==> flow/design.v <==
`timescale 1ns / 1ps
module microprocessor(
  input             clk,
  input             sys_rst,
  input      [15:0] din,
  output     [15:0] dout,
  output     [15:0] imem_addr,
  input      [31:0] imem_data,
  output     [15:0] dmem_addr,
  output            dmem_we,
  input      [15:0] dmem_rdata,
  output            halted
);
reg [31:0] IR;             
reg [15:0] GPR [31:0];     
reg [15:0] SGPR;           
reg [15:0] PC;
reg sign, zero, overflow, carry;
reg jmp_flag;
reg stop;
localparam [2:0] idle            = 3'd0;   
localparam [2:0] fetch_inst      = 3'd1;   
localparam [2:0] dec_exec_inst   = 3'd2;   
localparam [2:0] next_inst       = 3'd3;   
localparam [2:0] sense_halt      = 3'd4;   
reg [2:0] state, next_state;
wire [15:0] src1 = GPR[IR[21:17]];
wire [15:0] src2 = IR[16] ? IR[15:0] : GPR[IR[15:11]];
wire [15:0] rdv  = GPR[IR[26:22]];
wire [16:0] sum     = {1'b0, src1} + {1'b0, src2};
wire [15:0] diff    = src1 - src2;
wire [31:0] mul_res = src1 * src2;
wire [15:0] quot    = (src2 == 16'd0) ? 16'hFFFF : (src1 / src2);
reg        wr_en;
reg [15:0] wr_val;
reg        jmp_n;
reg        stop_n;
always @(*) begin
  wr_en  = 1'b1;
  wr_val = rdv;
  jmp_n  = 1'b0;
  stop_n = 1'b0;
  case (IR[31:27])
    5'b00000 : wr_val = SGPR;
    5'b00001     : wr_val = IR[16] ? IR[15:0] : src1;
    5'b00010     : wr_val = sum[15:0];
    5'b00011     : wr_val = diff;
    5'b00100     : wr_val = mul_res[15:0];
    5'b00101     : wr_val = quot;
    5'b00110     : wr_val = src1 | src2;
    5'b00111    : wr_val = src1 & src2;
    5'b01000    : wr_val = src1 ^ src2;
    5'b01001   : wr_val = src1 ~^ src2;
    5'b01010   : wr_val = ~(src1 & src2);
    5'b01011    : wr_val = ~(src1 | src2);
    5'b01100    : wr_val = IR[16] ? ~IR[15:0] : ~src1;
    5'b01111 : wr_val = dmem_rdata;
    default  : wr_en = 1'b0;
  endcase
  case (IR[31:27])
    5'b10000        : jmp_n = 1'b1;
    5'b10001      : jmp_n = carry;
    5'b10011       : jmp_n = sign;
    5'b10101       : jmp_n = zero;
    5'b10111   : jmp_n = overflow;
    5'b10010    : jmp_n = ~carry;
    5'b10100     : jmp_n = ~sign;
    5'b10110     : jmp_n = ~zero;
    5'b11000 : jmp_n = ~overflow;
    5'b11001        : stop_n = 1'b1;
    default      : ;
  endcase
end
wire [15:0] rd_new = wr_en ? wr_val : rdv;
wire sign_n  = (IR[31:27] == 5'b00100) ? mul_res[31] : rd_new[15];
wire zero_n  = (IR[31:27] == 5'b00100) ? ~(|mul_res) : ~(|rd_new);
wire carry_n = (IR[31:27] == 5'b00010) ? sum[16] : 1'b0;
wire ovf_n   = (IR[31:27] == 5'b00010) ? ((~src1[15] & ~src2[15] & rd_new[15]) | (src1[15] & src2[15] & ~rd_new[15])) :
               (IR[31:27] == 5'b00011) ? ((~src1[15] & src2[15] & rd_new[15]) | (src1[15] & ~src2[15] & ~rd_new[15])) :
               1'b0;
always @(posedge clk) begin
  if (sys_rst)
    state <= idle;
  else
    state <= next_state;
end
always @(*) begin
  case (state)
    idle            : next_state = fetch_inst;
    fetch_inst      : next_state = dec_exec_inst;
    dec_exec_inst   : next_state = next_inst;
    next_inst       : next_state = sense_halt;
    sense_halt      : next_state = stop ? sense_halt : fetch_inst;
    default         : next_state = idle;
  endcase
end
always @(posedge clk) begin
  if (sys_rst) begin
    sign     <= 1'b0;
    zero     <= 1'b0;
    overflow <= 1'b0;
    carry    <= 1'b0;
    jmp_flag <= 1'b0;
    stop     <= 1'b0;
  end else begin
    case (state)
      idle: begin
        IR <= 32'h0;
        PC <= 16'd0;
      end
      fetch_inst: begin
        IR <= imem_data;
      end
      dec_exec_inst: begin
        if (wr_en)
          GPR[IR[26:22]] <= wr_val;
        if (IR[31:27] == 5'b00100)
          SGPR <= mul_res[31:16];
        sign     <= sign_n;
        zero     <= zero_n;
        carry    <= carry_n;
        overflow <= ovf_n;
        jmp_flag <= jmp_n;
        stop     <= stop_n;
      end
      next_inst: begin
        PC <= jmp_flag ? IR[15:0] : PC + 16'd1;
      end
      default: ;
    endcase
  end
end
assign imem_addr = PC;
assign dmem_addr = IR[15:0];
assign dmem_we   = (state == dec_exec_inst) && ((IR[31:27] == 5'b01101) || (IR[31:27] == 5'b01110));
assign dout      = (IR[31:27] == 5'b01110) ? din : src1;
assign halted    = stop;
endmodule
## Tool chain data of microprocessor

What the tools print for microprocessor, step after step.
Lines are those of the file above, counted from 1.
A cell with -- has no value.

- Design top: microprocessor
- Clock input: clk
- Library: sky130hd
- Library corner: tt_025C_1v80

## After elaboration

Source: Yosys, flattened and elaborated, memories not mapped. Widths are those after wreduce. Print and check cells do not count. Equal cells are merged and count once.
Memory sizes are those after Yosys's memory passes, which may raise the word count (mostly to a power of two), join words into wider ones and drop unused or constant bits.

- Multiplexer cells: 32
- Reduce/logical cells: 13
- $add $sub $neg: 3
- Bitwise operators: 28
- Equality and inequality tests: 29
- Multiply operators: 1
- Div/mod/pow operators: 1

Operator list:

| operator | count |
|---|---|
| multiplier 16 x 16 -> 32 bit | 1 |
| divider 16 x 16 -> 16 bit | 1 |
| case mux 16 bit (select 14 bit) | 1 |
| 2-to-1 mux 16 bit | 10 |
| inverter 16 bit | 4 |
| case mux 32 bit (select 2 bit) | 1 |
| equality test 5 bit (second input constant) | 10 |
| equality test 5 x 4 -> 1 bit (second input constant) | 8 |
| OR reduction 32 bit | 1 |
| case mux 16 bit (select 2 bit) | 1 |
| 2-to-1 mux 5 bit | 6 |
| equality test 5 x 3 -> 1 bit (second input constant) | 4 |
| adder 16 x 16 -> 17 bit | 1 |
| adder 16 x 1 -> 16 bit (second input constant) | 1 |
| subtractor 16 bit | 1 |
| bitwise AND 16 bit | 1 |
| OR 16 bit | 1 |
| XNOR 16 bit | 1 |
| bitwise XOR 16 bit | 1 |
| zero test 16 bit | 1 |
| OR reduction 16 bit | 1 |
| case mux 3 bit (select 5 bit) | 1 |
| OR reduction 14 bit | 1 |
| inverter 1 bit | 10 |
| equality test 5 x 2 -> 1 bit (second input constant) | 2 |
| 2-to-1 mux 1 bit | 10 |
| case mux 1 bit (select 9 bit) | 1 |
| bitwise AND 1 bit | 8 |

Other operator kinds: 13; their cells: 17.

- Bits of input ports: 66
- Bits in writable memories: 512
- Register bits: 73
- Output and inout port bits: 50
- Memory cells: 1
- Word width x clocked read ports: 48
- Word-level cells: 118

Memory list:

| memory | words | bits a word | rd ports | wr ports | RTL line | source |
|---|---|---|---|---|---|---|
| GPR | 32 | 16 | 3 | 1 | 15 | `reg [15:0] GPR [31:0];` |

## Depth

Depth = most cells in a row (Yosys ltp): at word level without a register or memory, in the mapped netlist without a sequential cell, where the memories' decode and read muxes count.

- Word-level depth: 10
- ABC_AREA: 1
- Depth in mapped cells: 263
- Mapped depth without buffers: 253

## Synthesis result

Source: synth_stat.txt of the flow (Yosys; design flattened, memories mapped). It holds for the ABC_AREA given above (unset counts as 0); a run with the other value may have another netlist.

- Buffers: 422
- Synthesis area: 51648.3 µm²
- Mapped flip-flops: 602
- Standard cells after synthesis: 6638
- Sequential part of the area: 17817.1 µm²

Cells by type:

| cell type | count | total area (µm²) |
|---|---|---|
| sky130_fd_sc_hd__edfxtp_1 | 576 | 1.73E+04 |
| sky130_fd_sc_hd__nand2_1 | 1551 | 5.82E+03 |
| sky130_fd_sc_hd__nand3_1 | 816 | 4.08E+03 |
| sky130_fd_sc_hd__fa_1 | 196 | 3.92E+03 |
| sky130_fd_sc_hd__ha_1 | 293 | 3.67E+03 |
| sky130_fd_sc_hd__o21ai_0 | 544 | 2.72E+03 |
| sky130_fd_sc_hd__nor2_1 | 674 | 2.53E+03 |
| sky130_fd_sc_hd__inv_1 | 562 | 2.11E+03 |
| sky130_fd_sc_hd__o221ai_1 | 143 | 1.25E+03 |
| sky130_fd_sc_hd__clkbuf_1 | 257 | 964.675 |
| sky130_fd_sc_hd__a21oi_1 | 192 | 960.922 |
| sky130_fd_sc_hd__o211ai_1 | 71 | 533.011 |
| sky130_fd_sc_hd__dfxtp_1 | 26 | 520.499 |
| sky130_fd_sc_hd__xor2_1 | 57 | 499.229 |
| sky130_fd_sc_hd__xnor2_1 | 52 | 455.437 |
| sky130_fd_sc_hd__buf_6 | 35 | 394.128 |
| sky130_fd_sc_hd__buf_4 | 40 | 300.288 |
| sky130_fd_sc_hd__buf_2 | 57 | 285.274 |

Not listed: further types 49, cells in them 496.

## Worst setup path after synthesis

OpenSTA on the mapped netlist: ideal clock, no wires. The path of least setup slack (recovery checks aside). Input and output delay are each 20% of the period. Register names are those of the netlist, which keeps one name where synthesis merged equal registers.

- Kind: reg2reg
- Start: register (name not given)
- End: register zero
- Data arrival time: 30.712 ns
- Library setup time: 0.119 ns
- Launch time at the first pin: 0.000 ns
- Required time: 29.881 ns
- Delay of the path: 30.831 ns
- Path slack: -0.832 ns
- Clock period: 30.0 ns
- Path buffers: 14
- Stages: 256
- Period reached after synthesis: 30.832 ns

"delay of the path" is the arrival time less input delay plus setup time.
"stages": output pins that drive a net of the path, with the launching flip-flop's if there is one; two outputs of one cell count as two.
"period reached after synthesis" is the clock period less the worst setup slack; recovery checks do not enter. This is arithmetic on one report: input and output delays are still those of the set period (20% each).

- Path through: sky130_fd_sc_hd__dfxtp_1 > sky130_fd_sc_hd__buf_6 > sky130_fd_sc_hd__inv_4 > sky130_fd_sc_hd__buf_8 > sky130_fd_sc_hd__buf_6 > sky130_fd_sc_hd__buf_6 > sky130_fd_sc_hd__buf_6 > sky130_fd_sc_hd__buf_4 > sky130_fd_sc_hd__buf_4 > sky130_fd_sc_hd__nor2_1 > sky130_fd_sc_hd__o221ai_1 > sky130_fd_sc_hd__nand3_1 > sky130_fd_sc_hd__a221o_1 > sky130_fd_sc_hd__nand2_2 > sky130_fd_sc_hd__inv_2 > sky130_fd_sc_hd__ha_1 > sky130_fd_sc_hd__nand2_1 > sky130_fd_sc_hd__nor2_1 > (+220 left out) > sky130_fd_sc_hd__ha_1 > sky130_fd_sc_hd__inv_1 > sky130_fd_sc_hd__nor2_1 > sky130_fd_sc_hd__o21a_1 > sky130_fd_sc_hd__o21a_1 > sky130_fd_sc_hd__o21a_1 > sky130_fd_sc_hd__o21ai_0 > sky130_fd_sc_hd__nand2_1 > sky130_fd_sc_hd__a21oi_1 > sky130_fd_sc_hd__o211ai_1 > sky130_fd_sc_hd__a21oi_1 > sky130_fd_sc_hd__o211ai_1 > sky130_fd_sc_hd__nand2_1 > sky130_fd_sc_hd__a41oi_1 > sky130_fd_sc_hd__nor2_1 > sky130_fd_sc_hd__and3_1 > sky130_fd_sc_hd__nand3_1 > sky130_fd_sc_hd__a21oi_1

Ends and longest elaborated chain, after synthesis:

| what | RTL line | source |
|---|---|---|
| to (assign) | 100 | `zero     <= 1'b0;` |
| to (assign) | 120 | `zero     <= zero_n;` |
| to (decl) | 18 | `reg sign, zero, overflow, carry;` |

No chain of elaborated cells between the ends is given.
Some nets on the timed path still bear RTL names; the line given drives or declares the net.

Named nets, after synthesis:

| signal | RTL line | source |
|---|---|---|
| wr_val[0] | 43 | `case (IR[31:27])` |

## Timing after layout

From the final timing report of stored run 1: the path of least setup slack in the routed layout; clock arrival at registers is part of the times.

- Kind: reg2reg
- Start: register (name not given)
- End: register zero
- Path slack: 10.45 ns
- Library setup time: 0.11 ns
- Required time: 48.34 ns
- Clock period: 47.8 ns
- Path buffers: 2
- Launch time at the first pin: 0.65 ns
- Stages: 246
- Data arrival time: 37.88 ns

- Path through: sky130_fd_sc_hd__dfxtp_4 > sky130_fd_sc_hd__inv_8 > sky130_fd_sc_hd__buf_12 > sky130_fd_sc_hd__nand2_1 > sky130_fd_sc_hd__nand3_1 > sky130_fd_sc_hd__nand3_1 > sky130_fd_sc_hd__nand2_1 > sky130_fd_sc_hd__nand2_1 > sky130_fd_sc_hd__nand3_1 > sky130_fd_sc_hd__nand3_1 > sky130_fd_sc_hd__nand2_2 > sky130_fd_sc_hd__clkinv_2 > sky130_fd_sc_hd__nand2_1 > sky130_fd_sc_hd__nor2_1 > sky130_fd_sc_hd__nand3_1 > sky130_fd_sc_hd__nand2_1 > sky130_fd_sc_hd__nand2_1 > sky130_fd_sc_hd__nand2_1 > (+210 left out) > sky130_fd_sc_hd__inv_1 > sky130_fd_sc_hd__nor2_1 > sky130_fd_sc_hd__o21a_1 > sky130_fd_sc_hd__o21a_1 > sky130_fd_sc_hd__o21a_1 > sky130_fd_sc_hd__o21ai_0 > sky130_fd_sc_hd__nand2_1 > sky130_fd_sc_hd__a21oi_1 > sky130_fd_sc_hd__o211ai_1 > sky130_fd_sc_hd__a21oi_1 > sky130_fd_sc_hd__o211ai_1 > sky130_fd_sc_hd__nand2_1 > sky130_fd_sc_hd__a41oi_2 > sky130_fd_sc_hd__buf_4 > sky130_fd_sc_hd__nor2_1 > sky130_fd_sc_hd__and3_1 > sky130_fd_sc_hd__nand3_1 > sky130_fd_sc_hd__a21oi_1

Ends and longest elaborated chain, after layout:

| what | RTL line | source |
|---|---|---|
| to (assign) | 100 | `zero     <= 1'b0;` |
| to (assign) | 120 | `zero     <= zero_n;` |
| to (decl) | 18 | `reg sign, zero, overflow, carry;` |

No chain of elaborated cells between the ends is given.
Some nets on the timed path still bear RTL names; the line given drives or declares the net.

Named nets, after layout:

| signal | RTL line | source |
|---|---|---|
| wr_val[0] | 43 | `case (IR[31:27])` |

Lab notebook: microprocessor

Record of 4 stored runs of the RTL-to-layout flow on microprocessor, platform sky130hd. The runs are unordered. Constraints: input delay and output delay 20% of the set period each, output load 0.01 pF.
"period achieved" = clock period - worst setup slack. The figure is calculated, with input and output delays left at 20% of the set period.
"critical path time" = time allowed to the worst setup path (clock period - input delay - output delay, where it has them) - its slack; a late launch clock adds to it, a late capture clock takes from it.
"power consumption" rests on the timing tool's default activity at the inputs, not on a simulated workload.

### Stored run 1

==> flow/run.sh <==
#!/bin/bash
# the make line also repeats the synthesis and layout settings of config.mk as NAME=value (left out here)
make -C /OpenROAD-flow-scripts/flow DESIGN_CONFIG=/design/flow/config.mk WORK_HOME=/design/flow/orfs CLKGATE_MAP_FILE= finish
==> flow/config.mk <==
export PLATFORM = sky130hd
export DESIGN_NAME = microprocessor
export DESIGN_NICKNAME = microprocessor
export VERILOG_FILES = /design/flow/design.v
export SDC_FILE = /design/flow/constraint.sdc
export NUM_CORES = 4
export LEC_CHECK = 0
export ABC_AREA = 1
export CAP_MARGIN = 20
export CELL_PAD_IN_SITES_DETAIL_PLACEMENT = 0
export CORE_MARGIN = 2
export CORE_UTILIZATION = 54
export CTS_CLUSTER_SIZE = 31
export GPL_TIMING_DRIVEN = 1
export MAX_ROUTING_LAYER = met5
export SLEW_MARGIN = 20
==> flow/constraint.sdc <==
create_clock -name core_clock -period 47.8 [get_ports {clk}]
set_input_delay 9.5600 -clock core_clock [delete_from_list [all_inputs] [get_ports {clk}]]
set_output_delay 9.5600 -clock core_clock [all_outputs]
set_load 0.01 [all_outputs]

Results of stored run 1:
- Critical path time: 37.35 ns
- Worst path kind: reg2reg
- Post-synthesis cell area: 51648.3 µm²
- Final worst hold slack: 0.470 ns
- Die area: 98135.0 µm²
- Power consumption: 4588 uW
- Sum of negative setup slack: 0.000 ns
- Standard-cell area after layout: 56003.7 µm²
- Worst setup slack after layout: 10.451 ns
- Utilization after layout: 59.0%
- Period achieved: 37.349 ns

### Stored run 2

==> flow/run.sh <==
#!/bin/bash
# the make line also repeats the synthesis and layout settings of config.mk as NAME=value (left out here)
make -C /OpenROAD-flow-scripts/flow DESIGN_CONFIG=/design/flow/config.mk WORK_HOME=/design/flow/orfs CLKGATE_MAP_FILE= finish
==> flow/config.mk <==
export PLATFORM = sky130hd
export DESIGN_NAME = microprocessor
export DESIGN_NICKNAME = microprocessor
export VERILOG_FILES = /design/flow/design.v
export SDC_FILE = /design/flow/constraint.sdc
export NUM_CORES = 4
export LEC_CHECK = 0
export CAP_MARGIN = 20
export CORE_MARGIN = 6
export CORE_UTILIZATION = 30
export CTS_CLUSTER_DIAMETER = 258
export GPL_ROUTABILITY_DRIVEN = 0
export GPL_TIMING_DRIVEN = 1
export HOLD_SLACK_MARGIN = 0.16
export PLACE_DENSITY_LB_ADDON = 0.24
export SETUP_SLACK_MARGIN = 5.0
export SLEW_MARGIN = 20
==> flow/constraint.sdc <==
create_clock -name core_clock -period 30.0 [get_ports {clk}]
set_input_delay 6.0000 -clock core_clock [delete_from_list [all_inputs] [get_ports {clk}]]
set_output_delay 6.0000 -clock core_clock [all_outputs]
set_load 0.01 [all_outputs]

Results of stored run 2:
- Critical path time: 28.90 ns
- Worst path kind: reg2reg
- Post-synthesis cell area: 50752.4 µm²
- Final worst hold slack: 0.448 ns
- Die area: 179191.0 µm²
- Power consumption: 7994 uW
- Sum of negative setup slack: 0.000 ns
- Standard-cell area after layout: 62183.4 µm²
- Worst setup slack after layout: 1.100 ns
- Utilization after layout: 37.1%
- Period achieved: 28.900 ns

### Stored run 3

==> flow/run.sh <==
#!/bin/bash
# the make line also repeats the synthesis and layout settings of config.mk as NAME=value (left out here)
make -C /OpenROAD-flow-scripts/flow DESIGN_CONFIG=/design/flow/config.mk WORK_HOME=/design/flow/orfs CLKGATE_MAP_FILE= finish
==> flow/config.mk <==
export PLATFORM = sky130hd
export DESIGN_NAME = microprocessor
export DESIGN_NICKNAME = microprocessor
export VERILOG_FILES = /design/flow/design.v
export SDC_FILE = /design/flow/constraint.sdc
export NUM_CORES = 4
export LEC_CHECK = 0
export CAP_MARGIN = 20
export CORE_MARGIN = 9
export CORE_UTILIZATION = 30
export HOLD_SLACK_MARGIN = 0.16
export PLACE_DENSITY_LB_ADDON = 0.24
export SLEW_MARGIN = 20
==> flow/constraint.sdc <==
create_clock -name core_clock -period 30.0 [get_ports {clk}]
set_input_delay 6.0000 -clock core_clock [delete_from_list [all_inputs] [get_ports {clk}]]
set_output_delay 6.0000 -clock core_clock [all_outputs]
set_load 0.01 [all_outputs]

Results of stored run 3:
- Critical path time: 29.11 ns
- Worst path kind: reg2reg
- Post-synthesis cell area: 50752.4 µm²
- Final worst hold slack: 0.450 ns
- Die area: 184307.0 µm²
- Power consumption: 8057 uW
- Sum of negative setup slack: 0.000 ns
- Standard-cell area after layout: 61487.7 µm²
- Worst setup slack after layout: 0.891 ns
- Utilization after layout: 36.7%
- Period achieved: 29.109 ns

### Stored run 4

==> flow/run.sh <==
#!/bin/bash
# the make line also repeats the synthesis and layout settings of config.mk as NAME=value (left out here)
make -C /OpenROAD-flow-scripts/flow DESIGN_CONFIG=/design/flow/config.mk WORK_HOME=/design/flow/orfs CLKGATE_MAP_FILE= finish
==> flow/config.mk <==
export PLATFORM = sky130hd
export DESIGN_NAME = microprocessor
export DESIGN_NICKNAME = microprocessor
export VERILOG_FILES = /design/flow/design.v
export SDC_FILE = /design/flow/constraint.sdc
export NUM_CORES = 4
export LEC_CHECK = 0
export CAP_MARGIN = 20
export CORE_MARGIN = 2
export CORE_UTILIZATION = 30
export SLEW_MARGIN = 20
==> flow/constraint.sdc <==
create_clock -name core_clock -period 29.4 [get_ports {clk}]
set_input_delay 5.8800 -clock core_clock [delete_from_list [all_inputs] [get_ports {clk}]]
set_output_delay 5.8800 -clock core_clock [all_outputs]
set_load 0.01 [all_outputs]

Results of stored run 4:
- Critical path time: 28.65 ns
- Worst path kind: reg2reg
- Post-synthesis cell area: 50752.4 µm²
- Final worst hold slack: 0.466 ns
- Die area: 172482.0 µm²
- Power consumption: 8187 uW
- Sum of negative setup slack: 0.000 ns
- Standard-cell area after layout: 62316.0 µm²
- Worst setup slack after layout: 0.752 ns
- Utilization after layout: 37.2%
- Period achieved: 28.648 ns
